==> flow/design.v <==
module rgb2hsv(
        input clock,
        input reset_n,
        input in_valid,
        input [7:0] in_red,
        input [7:0] in_green,
        input [7:0] in_blue,
        input in_visual,
        input in_done,
        output out_valid,
        output [7:0] out_red,
        output [7:0] out_green,
        output [7:0] out_blue,
        output [7:0] out_hue,
        output [7:0] out_saturation,
        output [7:0] out_brightness,
        output out_visual,
        output out_done
    );
    reg valid1;
    reg [7:0] red1;
    reg [7:0] green1;
    reg [7:0] blue1;
    reg visual1;
    reg done1;
    reg [7:0] max_value1;
    reg [1:0] max_index1;
    reg [7:0] min_value1;
    reg [1:0] min_index1;
    always @(posedge clock)
    begin
        if (reset_n) begin
            valid1 <= in_valid;
            red1[7:0] <= in_red[7:0];
            green1[7:0] <= in_green[7:0];
            blue1[7:0] <= in_blue[7:0];
            visual1 <= in_visual;
            done1 <= in_done;
            if (in_red >= in_green) begin
                if (in_red >= in_blue) begin
                    max_value1[7:0] <= in_red[7:0];
                    max_index1[1:0] <= 1;
                end
                else begin
                    max_value1[7:0] <= in_blue[7:0];
                    max_index1[1:0] <= 3;
                end
            end
            else begin
                if (in_blue >= in_green) begin
                    max_value1[7:0] <= in_blue[7:0];
                    max_index1[1:0] <= 3;
                end
                else begin
                    max_value1[7:0] <= in_green[7:0];
                    max_index1[1:0] <= 2;
                end
            end
            if (in_red < in_green) begin
                if (in_red < in_blue) begin
                    min_value1[7:0] <= in_red[7:0];
                    min_index1[1:0] <= 1;
                end
                else begin
                    min_value1[7:0] <= in_blue[7:0];
                    min_index1[1:0] <= 3;
                end
            end
            else begin
                if (in_blue < in_green) begin
                    min_value1[7:0] <= in_blue[7:0];
                    min_index1[1:0] <= 3;
                end
                else begin
                    min_value1[7:0] <= in_green[7:0];
                    min_index1[1:0] <= 2;
                end
            end
        end 
        else begin
            valid1 <= 1'b0;
            red1[7:0] <= 8'b0;
            green1[7:0] <= 8'b0;
            blue1[7:0] <= 8'b0;
            visual1 <= 1'b0;
            done1 <= 1'b0;
            max_value1[7:0] <= 8'd0;
            max_index1[1:0] <= 2'd0; 
            min_value1[7:0] <= 8'd0; 
            min_index1[1:0] <= 2'd0;
        end
    end
    reg valid2;
    reg [7:0] red2;
    reg [7:0] green2;
    reg [7:0] blue2;
    reg visual2;
    reg done2;
    reg [7:0] dif2;
    reg [7:0] max_value2;
    reg [1:0] max_index2;
    reg [7:0] min_value2;
    reg [1:0] min_index2;
    always @(posedge clock)
    begin
        if (reset_n) begin
            valid2 <= valid1;
            red2[7:0] <= red1[7:0];
            green2[7:0] <= green1[7:0];
            blue2[7:0] <= blue1[7:0];
            visual2 <= visual1;
            done2 <= done1;
            dif2[7:0] <= max_value1[7:0] - min_value1[7:0];
            max_value2[7:0] <= max_value1[7:0];
            max_index2[1:0] <= max_index1[1:0];
            min_value2[7:0] <= min_value1[7:0];
            min_index2[1:0] <= min_index1[1:0];
        end 
        else begin
            valid2 <= 1'b0;
            red2[7:0] <= 8'b0;
            green2[7:0] <= 8'b0;
            blue2[7:0] <= 8'b0;
            visual2 <= 1'b0;
            done2 <= 1'b0;
            dif2[7:0] <= 8'd0;
            max_value2[7:0] <= 8'd0;
            max_index2[1:0] <= 2'd0;
            min_value2[7:0] <= 8'd0; 
            min_index2[1:0] <= 2'd0;
        end
    end
    reg valid3;
    reg [7:0] red3;
    reg [7:0] green3;
    reg [7:0] blue3;
    reg visual3;
    reg done3;
    reg [11:0] hue3;
    reg [7:0] dif3;
    reg [7:0] max_value3;
    reg [1:0] max_index3;
    reg [7:0] min_value3;
    reg [1:0] min_index3;
    always @(posedge clock)
    begin
        if (reset_n) begin
            valid3 <= valid2;
            red3[7:0] <= red2[7:0];
            green3[7:0] <= green2[7:0];
            blue3[7:0] <= blue2[7:0];
            visual3 <= visual2;
            done3 <= done2;
            dif3[7:0] <= dif2[7:0];
            max_value3[7:0] <= max_value2[7:0];
            max_index3[1:0] <= max_index2[1:0];
            min_value3[7:0] <= min_value2[7:0];
            min_index3[1:0] <= min_index2[1:0];
            if (dif2 > 0) begin
                if (max_index2 == 1) begin
                    if (green2 < blue2) begin
                        hue3[11:0] <= ((blue2 - green2) << 4);
                    end
                    else begin
                        hue3[11:0] <= ((green2 - blue2) << 4);
                    end
                end
                if (max_index2 == 2) begin
                    if (blue2 < red2) begin
                        hue3[11:0] <= ((red2 - blue2) << 4);
                    end
                    else begin
                        hue3[11:0] <= ((blue2 - red2) << 4);
                    end
                end
                if (max_index2 == 3) begin
                    if (red2 < green2) begin
                        hue3[11:0] <= ((green2 - red2) << 4);
                    end
                    else begin
                        hue3[11:0] <= ((red2 - green2) << 4);
                    end
                end
            end
            else begin
                hue3[11:0] <= 12'd0;             
            end
        end
        else begin
            valid3 <= 1'b0;
            red3[7:0] <= 8'b0;
            green3[7:0] <= 8'b0;
            blue3[7:0] <= 8'b0;
            visual3 <= 1'b0;
            done3 <= 1'b0;
            hue3[11:0] <= 12'd0;
            dif3[7:0] <= 8'd0;
            max_value3[7:0] <= 8'd0;
            max_index3[1:0] <= 2'd0;
            min_value3[7:0] <= 8'd0;
            min_index3[1:0] <= 2'd0;
        end
    end
    reg valid4;
    reg [7:0] red4;
    reg [7:0] green4;
    reg [7:0] blue4;
    reg visual4;
    reg done4;
    reg [11:0] hue4;
    reg [7:0] dif4;
    reg [7:0] max_value4;
    reg [1:0] max_index4;
    always @(posedge clock)
    begin
        if (reset_n) begin
            valid4 <= valid3;
            red4[7:0] <= red3[7:0];
            green4[7:0] <= green3[7:0];
            blue4[7:0] <= blue3[7:0];
            visual4 <= visual3;
            done4 <= done3;          
            dif4[7:0] <= dif3[7:0];
            max_value4[7:0] <= max_value3[7:0];
            max_index4 <= max_index3;
            hue4[11:0] <= (hue3 / dif3);
        end
        else begin
            valid4 <= 1'b0;
            red4[7:0] <= 8'b0;
            green4[7:0] <= 8'b0;
            blue4[7:0] <= 8'b0;
            visual4 <= 1'b0;
            done4 <= 1'b0;
            hue4[11:0] <= 12'd0;
            dif4[7:0] <= 8'd0;
            max_value4 <= 8'd0;
            max_index4[1:0] <= 2'd0;
        end
    end
    reg valid5;
    reg [7:0] red5;
    reg [7:0] green5;
    reg [7:0] blue5;
    reg visual5;
    reg done5;
    reg [11:0] hue5;
    reg [7:0] dif5;
    reg [7:0] max_value5;
    always @(posedge clock)
    begin
        if (reset_n) begin
            valid5 <= valid4;
            red5[7:0] <= red4[7:0];
            green5[7:0] <= green4[7:0];
            blue5[7:0] <= blue4[7:0];
            visual5 <= visual4;
            done5 <= done4;
            dif5[7:0] <= dif4[7:0];
            max_value5[7:0] <= max_value4[7:0];
            if (dif4 > 0) begin
                if (max_index4 == 1) begin
                    if (green4 < blue4) begin
                        hue5[11:0] <= 96 - hue4;
                    end
                    else begin
                        hue5[11:0] <= 0 + hue4;
                    end
                end
                if (max_index4 == 2) begin
                    if (blue4 < red4) begin
                        hue5[11:0] <= 32 - hue4;
                    end
                    else begin
                        hue5[11:0] <= 32 + hue4;
                    end
                end
                if (max_index4 == 3) begin
                    if (red4 < green4) begin
                        hue5[11:0] <= 64 - hue4;
                    end
                    else begin
                        hue5[11:0] <= 64 + hue4;
                    end
                end
            end
            else begin
                hue5[11:0] <= 12'd0;             
            end
        end
        else begin
            valid5 <= 1'b0;
            red5[7:0] <= 8'b0;
            green5[7:0] <= 8'b0;
            blue5[7:0] <= 8'b0;
            visual5 <= 1'b0;
            done5 <= 1'b0;
            dif5[7:0] <= 8'd0;
            max_value5[7:0] <= 8'd0;
            hue5[11:0] <= 12'd0;
        end
    end
    reg valid;
    reg [7:0] red;
    reg [7:0] green;
    reg [7:0] blue;
    reg visual;
    reg done;
    reg [18:0] hue;
    reg [7:0] saturation;
    reg [7:0] max_value;
    always @(posedge clock)
    begin
        if (reset_n) begin
            valid <= valid5;
            red[7:0] <= red5[7:0];
            green[7:0] <= green5[7:0];
            blue[7:0] <= blue5[7:0];
            visual <= visual5;
            done <= done5;
            max_value[7:0] <= max_value5[7:0];
            hue[18:0] <= (85 * hue5);
            if (max_value5 == 0) begin
                saturation[7:0] <= 8'd0;
            end
            else begin
                saturation[7:0] <= 255 * dif5 / max_value5;
            end
        end
        else begin 
            valid <= 1'b0;
            red[7:0] <= 8'b0;
            green[7:0] <= 8'b0;
            blue[7:0] <= 8'b0;
            visual <= 1'b0;
            done <= 1'b0;
            max_value[7:0] <= 8'd0;
            hue[18:0] <= 19'd0;
            saturation [7:0] <= 8'd0;
        end
    end
    assign out_valid = valid;
    assign out_red[7:0] = red[7:0];
    assign out_green[7:0] = green[7:0];  
    assign out_blue[7:0] = blue[7:0];
    assign out_hue[7:0] = hue[12:5];
    assign out_saturation[7:0] = saturation[7:0];
    assign out_brightness[7:0] = max_value[7:0];
    assign out_visual = visual;
    assign out_done = done;
endmodule
---- From RTL to reports: rgb2hsv ----
What the tools print for rgb2hsv, step after step.
Line numbers count from 1 in the design file above.
Cell names lack the library's common part.
A cell with -- has no value.
inputs
  top module .............................. rgb2hsv
  clock port .............................. clock
  standard-cell library ................... sky130hd
  corner .................................. tt_025C_1v80

---- Word-level counts ----
Counts by Yosys on the flattened word-level netlist (proc, flatten, opt, wreduce; memories kept). Register bits leave out memories and registers merged into their read ports (data or address). Print and check cells are left out. Cells with the same type and inputs are merged into one.
operators by class
  add/sub/neg operators ................... 12
  $mul .................................... 2
  divide/modulo/power cells ............... 2
  $lt $le $gt $ge ......................... 14
  equality and inequality tests ........... 6
  mux-type cells .......................... 21
  bitwise logic cells ..................... 1
  reduce/logical cells .................... 6
operators with widths
  operator                                                                          count
  32-bit by 8-bit divider with 32-bit output                                        1
  12-bit 2-to-1 mux                                                                 12
  8-bit by 8-bit multiplier with 16-bit output (first input constant)               1
  12-bit by 8-bit divider with 12-bit output                                        1
  7-bit by 12-bit multiplier with 13-bit output (first input constant)              1
  8-bit less-than comparator                                                        9
  8-bit subtractor                                                                  7
  8-bit 2-to-1 mux                                                                  6
  7-bit by 12-bit subtractor with 12-bit output (first input constant)              2
  8-bit >= comparator                                                               3
  8-bit by 1-bit greater-than comparator with 1-bit output (second input constant)  2
  6-bit by 12-bit adder with 12-bit output (first input constant)                   1
  6-bit by 12-bit subtractor with 12-bit output (first input constant)              1
  7-bit by 12-bit adder with 12-bit output (first input constant)                   1
  2-bit == test (second input constant)                                             4
  8-bit zero test                                                                   1
  3-bit nonzero test                                                                2
  2-bit by 1-bit == test with 1-bit output (second input constant)                  2
  2-bit AND reduction                                                               2
  2-bit 2-to-1 mux                                                                  2
  2-bit OR reduction                                                                1
  1-bit NOT                                                                         1
  1-bit 2-to-1 mux                                                                  1
word-level totals
  bits in registers ....................... 315
  bits of input ports ..................... 29
  output and inout bits ................... 51
  elaborated cells ........................ 120

---- Depth ----
Depth = most cells in a row (Yosys ltp): at word level without a register or memory, in the mapped netlist without a sequential cell, where the memories' decode and read muxes count.
logic depth
  depth in word-level cells ............... 5
  ABC_AREA ................................ 0
  mapped depth ............................ 428
  gate-level depth less buffers ........... 403

---- After synthesis ----
The flow's flattened synthesis, as Yosys stat reports it; memories are mapped. The netlist is that of the ABC_AREA named above (0 if unset); the other value can give another one.
cells by type
  cell     count  area in all (µm²)
  dfxtp_1  306    6.13E+03
  ha_1     459    5.74E+03
  nor2_1   455    1.71E+03
  o21a_1   215    1.61E+03
  nor3_1   272    1.36E+03
  and2_1   198    1.24E+03
  nand2_1  324    1.22E+03
  a21oi_1  239    1.2E+03
  xnor2_1  135    1.18E+03
  inv_1    267    1E+03
  o21ai_0  186    930.893
  fa_1     43     860.826
  mux2_2   74     833.299
  o31ai_1  91     683.155
  a21o_1   88     660.634
  xor2_1   67     586.813
  mux2i_1  56     560.538
  nand3_1  86     430.413
Not listed: further types 123, cells in them 1114.
synthesis totals
  standard cells after synthesis .......... 4675
  mapped area ............................. 36228.5 µm²
  sequential area ......................... 6125.9 µm²
  mapped flip-flops ....................... 306
  buffers ................................. 128

---- Path before layout ----
Path of least setup slack by OpenSTA after synthesis, without wires, with an ideal clock, recovery checks aside; 20% of the period is set as input and as output delay. Where synthesis merged equal registers, the netlist keeps one of their names.
timing after synthesis
  kind .................................... register to register
  start point ............................. reg max_value5[0]
  end point ............................... reg saturation[0]
  clock period ............................ 80.0 ns
  launch time at the first pin ............ 0.000 ns
  arrival time ............................ 79.021 ns
  data required time ...................... 79.859 ns
  path slack .............................. 0.838 ns
  path delay .............................. 79.162 ns
  stages on the path ...................... 394
  synthesis period reached ................ 79.162 ns
"path delay" is the arrival time less input delay plus setup time.
"stages on the path" counts driving pins, that of a launching flip-flop among them; a cell with two outputs on the path counts twice.
"synthesis period reached" is the clock period less the worst setup slack; recovery checks do not enter. This is arithmetic on one report: input and output delays are still those of the set period (20% each).
At most two assigning lines are given for a register; there are more.
between the ends, after synthesis
  path through ............................ dfxtp_1 inv_1 ha_1 o21a_1 o21ai_0 nor2_1 ha_1 o211ai_1 a211oi_2 a21oi_1 ha_1 or3_1 o22ai_1 mux2_2 ha_1 a21o_1 o2111ai_1 nand2_1 (+358 left out) clkbuf_1 nor2_1 a21oi_1 ha_1 a21oi_1 nor2b_1 o21ai_0 nand2b_1 a21oi_1 nor2b_1 o21ai_0 nand2b_1 a221oi_1 o2111ai_1 nor2_1 o2111ai_1 a2111oi_1 a41oi_1
  elaborated cells between the ends (all ways) .. 3
  RTL lines with such cells ............... 2
RTL lines, path after synthesis
  element        RTL line  RTL
  from (decl)    249       reg [7:0] max_value5;
  from (assign)  260       max_value5[7:0] <= max_value4[7:0];
  from (assign)  299       max_value5[7:0] <= 8'd0;
  to (assign)    324       saturation[7:0] <= 8'd0;
  to (assign)    327       saturation[7:0] <= 255 * dif5 / max_value5;
  to (decl)      310       reg [7:0] saturation;
Chain of elaborated cells between the ends: none given.

---- Path in the finished layout ----
From the final timing report of run 1: the path of least setup slack in the routed layout; clock arrival at registers is part of the times.
timing after layout
  kind .................................... register to register
  start point ............................. reg max_value5[7]
  end point ............................... reg saturation[0]
  clock period ............................ 84.6 ns
  launch time at the first pin ............ 0.63 ns
  arrival time ............................ 82.33 ns
  data required time ...................... 85.05 ns
  path slack .............................. 2.72 ns
  stages on the path ...................... 413
At most two assigning lines are given for a register; there are more.
between the ends, after layout
  path through ............................ dfxtp_1 buf_6 or4_1 buf_6 nor3_4 o21ai_2 nor2_1 ha_1 a21oi_4 a2111oi_4 ha_1 o211ai_1 nand2_1 mux2i_2 nor2_1 ha_1 a31oi_2 nand2_2 (+377 left out) buf_8 nor2_2 a21oi_1 ha_1 a21oi_2 nor2b_1 o21ai_1 nand2b_1 a21oi_2 nor2b_1 o21ai_1 nand2b_1 a221oi_2 o2111ai_1 nor2_1 o2111ai_2 a2111oi_2 a41oi_1
  elaborated cells between the ends (all ways) .. 3
  RTL lines with such cells ............... 2
RTL lines, path after layout
  element        RTL line  RTL
  from (decl)    249       reg [7:0] max_value5;
  from (assign)  260       max_value5[7:0] <= max_value4[7:0];
  from (assign)  299       max_value5[7:0] <= 8'd0;
  to (assign)    324       saturation[7:0] <= 8'd0;
  to (assign)    327       saturation[7:0] <= 255 * dif5 / max_value5;
  to (decl)      310       reg [7:0] saturation;
Chain of elaborated cells between the ends: none given.

Measured data: module rgb2hsv, platform sky130hd, 5 stored runs of the flow under differing settings, order arbitrary. Input and output delays are each 20% of the period that was set; the output load is 0.01 pF.
By "achieved clock period" is meant the clock period of the run minus its worst setup slack. This is arithmetic on one report: input and output delays are still those of the set period (20% each).
By "worst path time" is meant the share of the clock period that the worst setup path is allowed (20% is reserved at inputs, 20% at outputs), minus its slack. Clock arrival times at its registers enter into it.

---- run 1 ----
settings
  ABC_AREA = 0
  CAP_MARGIN = 30
  CELL_PAD_IN_SITES_DETAIL_PLACEMENT = 2
  CELL_PAD_IN_SITES_GLOBAL_PLACEMENT = 3
  CORE_ASPECT_RATIO = 1.16
  CTS_CLUSTER_SIZE = 35
  GPL_ROUTABILITY_DRIVEN = 0
  GPL_TIMING_DRIVEN = 0
  MIN_ROUTING_LAYER = met1
  PLACE_DENSITY_LB_ADDON = 0.05
  SETUP_SLACK_MARGIN = 5.0
  SLEW_MARGIN = 20
  TNS_END_PERCENT = 5
  period_ns = 84.6
  CORE_MARGIN = 2
  CORE_UTILIZATION = 40
results
  chip area after synthesis (Yosys) ....... 36228.5 µm²
  die outline area ........................ 93001.7 µm²
  standard-cell area of the final layout .. 44709.1 µm²
  utilization in the final report ......... 50.0%
  setup slack of the critical path ........ 2.724 ns
  total negative slack .................... 0.000 ns
  post-route worst hold slack ............. 0.436 ns
  achieved clock period ................... 81.876 ns
  worst path time ......................... 81.88 ns
  worst path kind ......................... register to register

---- run 2 ----
settings
  MIN_ROUTING_LAYER = met2
  PLACE_DENSITY_LB_ADDON = 0.22
  period_ns = 80.0
  CAP_MARGIN = 20
  CORE_MARGIN = 2
  CORE_UTILIZATION = 40
  SLEW_MARGIN = 20
results
  chip area after synthesis (Yosys) ....... 36228.5 µm²
  die outline area ........................ 92994.5 µm²
  standard-cell area of the final layout .. 40905.5 µm²
  utilization in the final report ......... 45.5%
  setup slack of the critical path ........ 4.773 ns
  total negative slack .................... 0.000 ns
  post-route worst hold slack ............. 0.390 ns
  achieved clock period ................... 75.227 ns
  worst path time ......................... 75.23 ns
  worst path kind ......................... register to register

---- run 3 ----
settings
  ABC_AREA = 1
  CORE_MARGIN = 9
  CORE_UTILIZATION = 22
  GPL_ROUTABILITY_DRIVEN = 0
  MAX_ROUTING_LAYER = met4
  PLACE_DENSITY_LB_ADDON = 0.18
  SLEW_MARGIN = 40
  TNS_END_PERCENT = 55
  period_ns = 88.6
  CAP_MARGIN = 20
results
  chip area after synthesis (Yosys) ....... 43010.0 µm²
  die outline area ........................ 211743.0 µm²
  standard-cell area of the final layout .. 47489.3 µm²
  utilization in the final report ......... 24.6%
  setup slack of the critical path ........ 12.450 ns
  total negative slack .................... 0.000 ns
  post-route worst hold slack ............. 0.405 ns
  achieved clock period ................... 76.150 ns
  worst path time ......................... 76.15 ns
  worst path kind ......................... register to register

---- run 4 ----
settings
  CAP_MARGIN = 30
  CELL_PAD_IN_SITES_GLOBAL_PLACEMENT = 3
  CORE_ASPECT_RATIO = 1.16
  CTS_CLUSTER_SIZE = 35
  GPL_ROUTABILITY_DRIVEN = 1
  MIN_ROUTING_LAYER = met2
  PLACE_DENSITY_LB_ADDON = 0.05
  SETUP_SLACK_MARGIN = 5.0
  SLEW_MARGIN = 40
  TNS_END_PERCENT = 60
  period_ns = 80.0
  CORE_MARGIN = 2
  CORE_UTILIZATION = 40
results
  chip area after synthesis (Yosys) ....... 36228.5 µm²
  die outline area ........................ 93001.7 µm²
  standard-cell area of the final layout .. 42929.9 µm²
  utilization in the final report ......... 48.0%
  setup slack of the critical path ........ 8.790 ns
  total negative slack .................... 0.000 ns
  post-route worst hold slack ............. 0.400 ns
  achieved clock period ................... 71.210 ns
  worst path time ......................... 71.21 ns
  worst path kind ......................... register to register

---- run 5 ----
settings
  ABC_AREA = 1
  CAP_MARGIN = 5
  CORE_MARGIN = 2
  CORE_UTILIZATION = 31
  CTS_CLUSTER_SIZE = 38
  GPL_ROUTABILITY_DRIVEN = 0
  MIN_ROUTING_LAYER = met1
  PLACE_DENSITY_LB_ADDON = 0.05
  SETUP_SLACK_MARGIN = 5.0
  SLEW_MARGIN = 10
  period_ns = 97.4
results
  chip area after synthesis (Yosys) ....... 43010.0 µm²
  die outline area ........................ 141737.0 µm²
  standard-cell area of the final layout .. 46656.0 µm²
  utilization in the final report ......... 33.9%
  setup slack of the critical path ........ 20.802 ns
  total negative slack .................... 0.000 ns
  post-route worst hold slack ............. 0.394 ns
  achieved clock period ................... 76.598 ns
  worst path time ......................... 76.60 ns
  worst path kind ......................... register to register
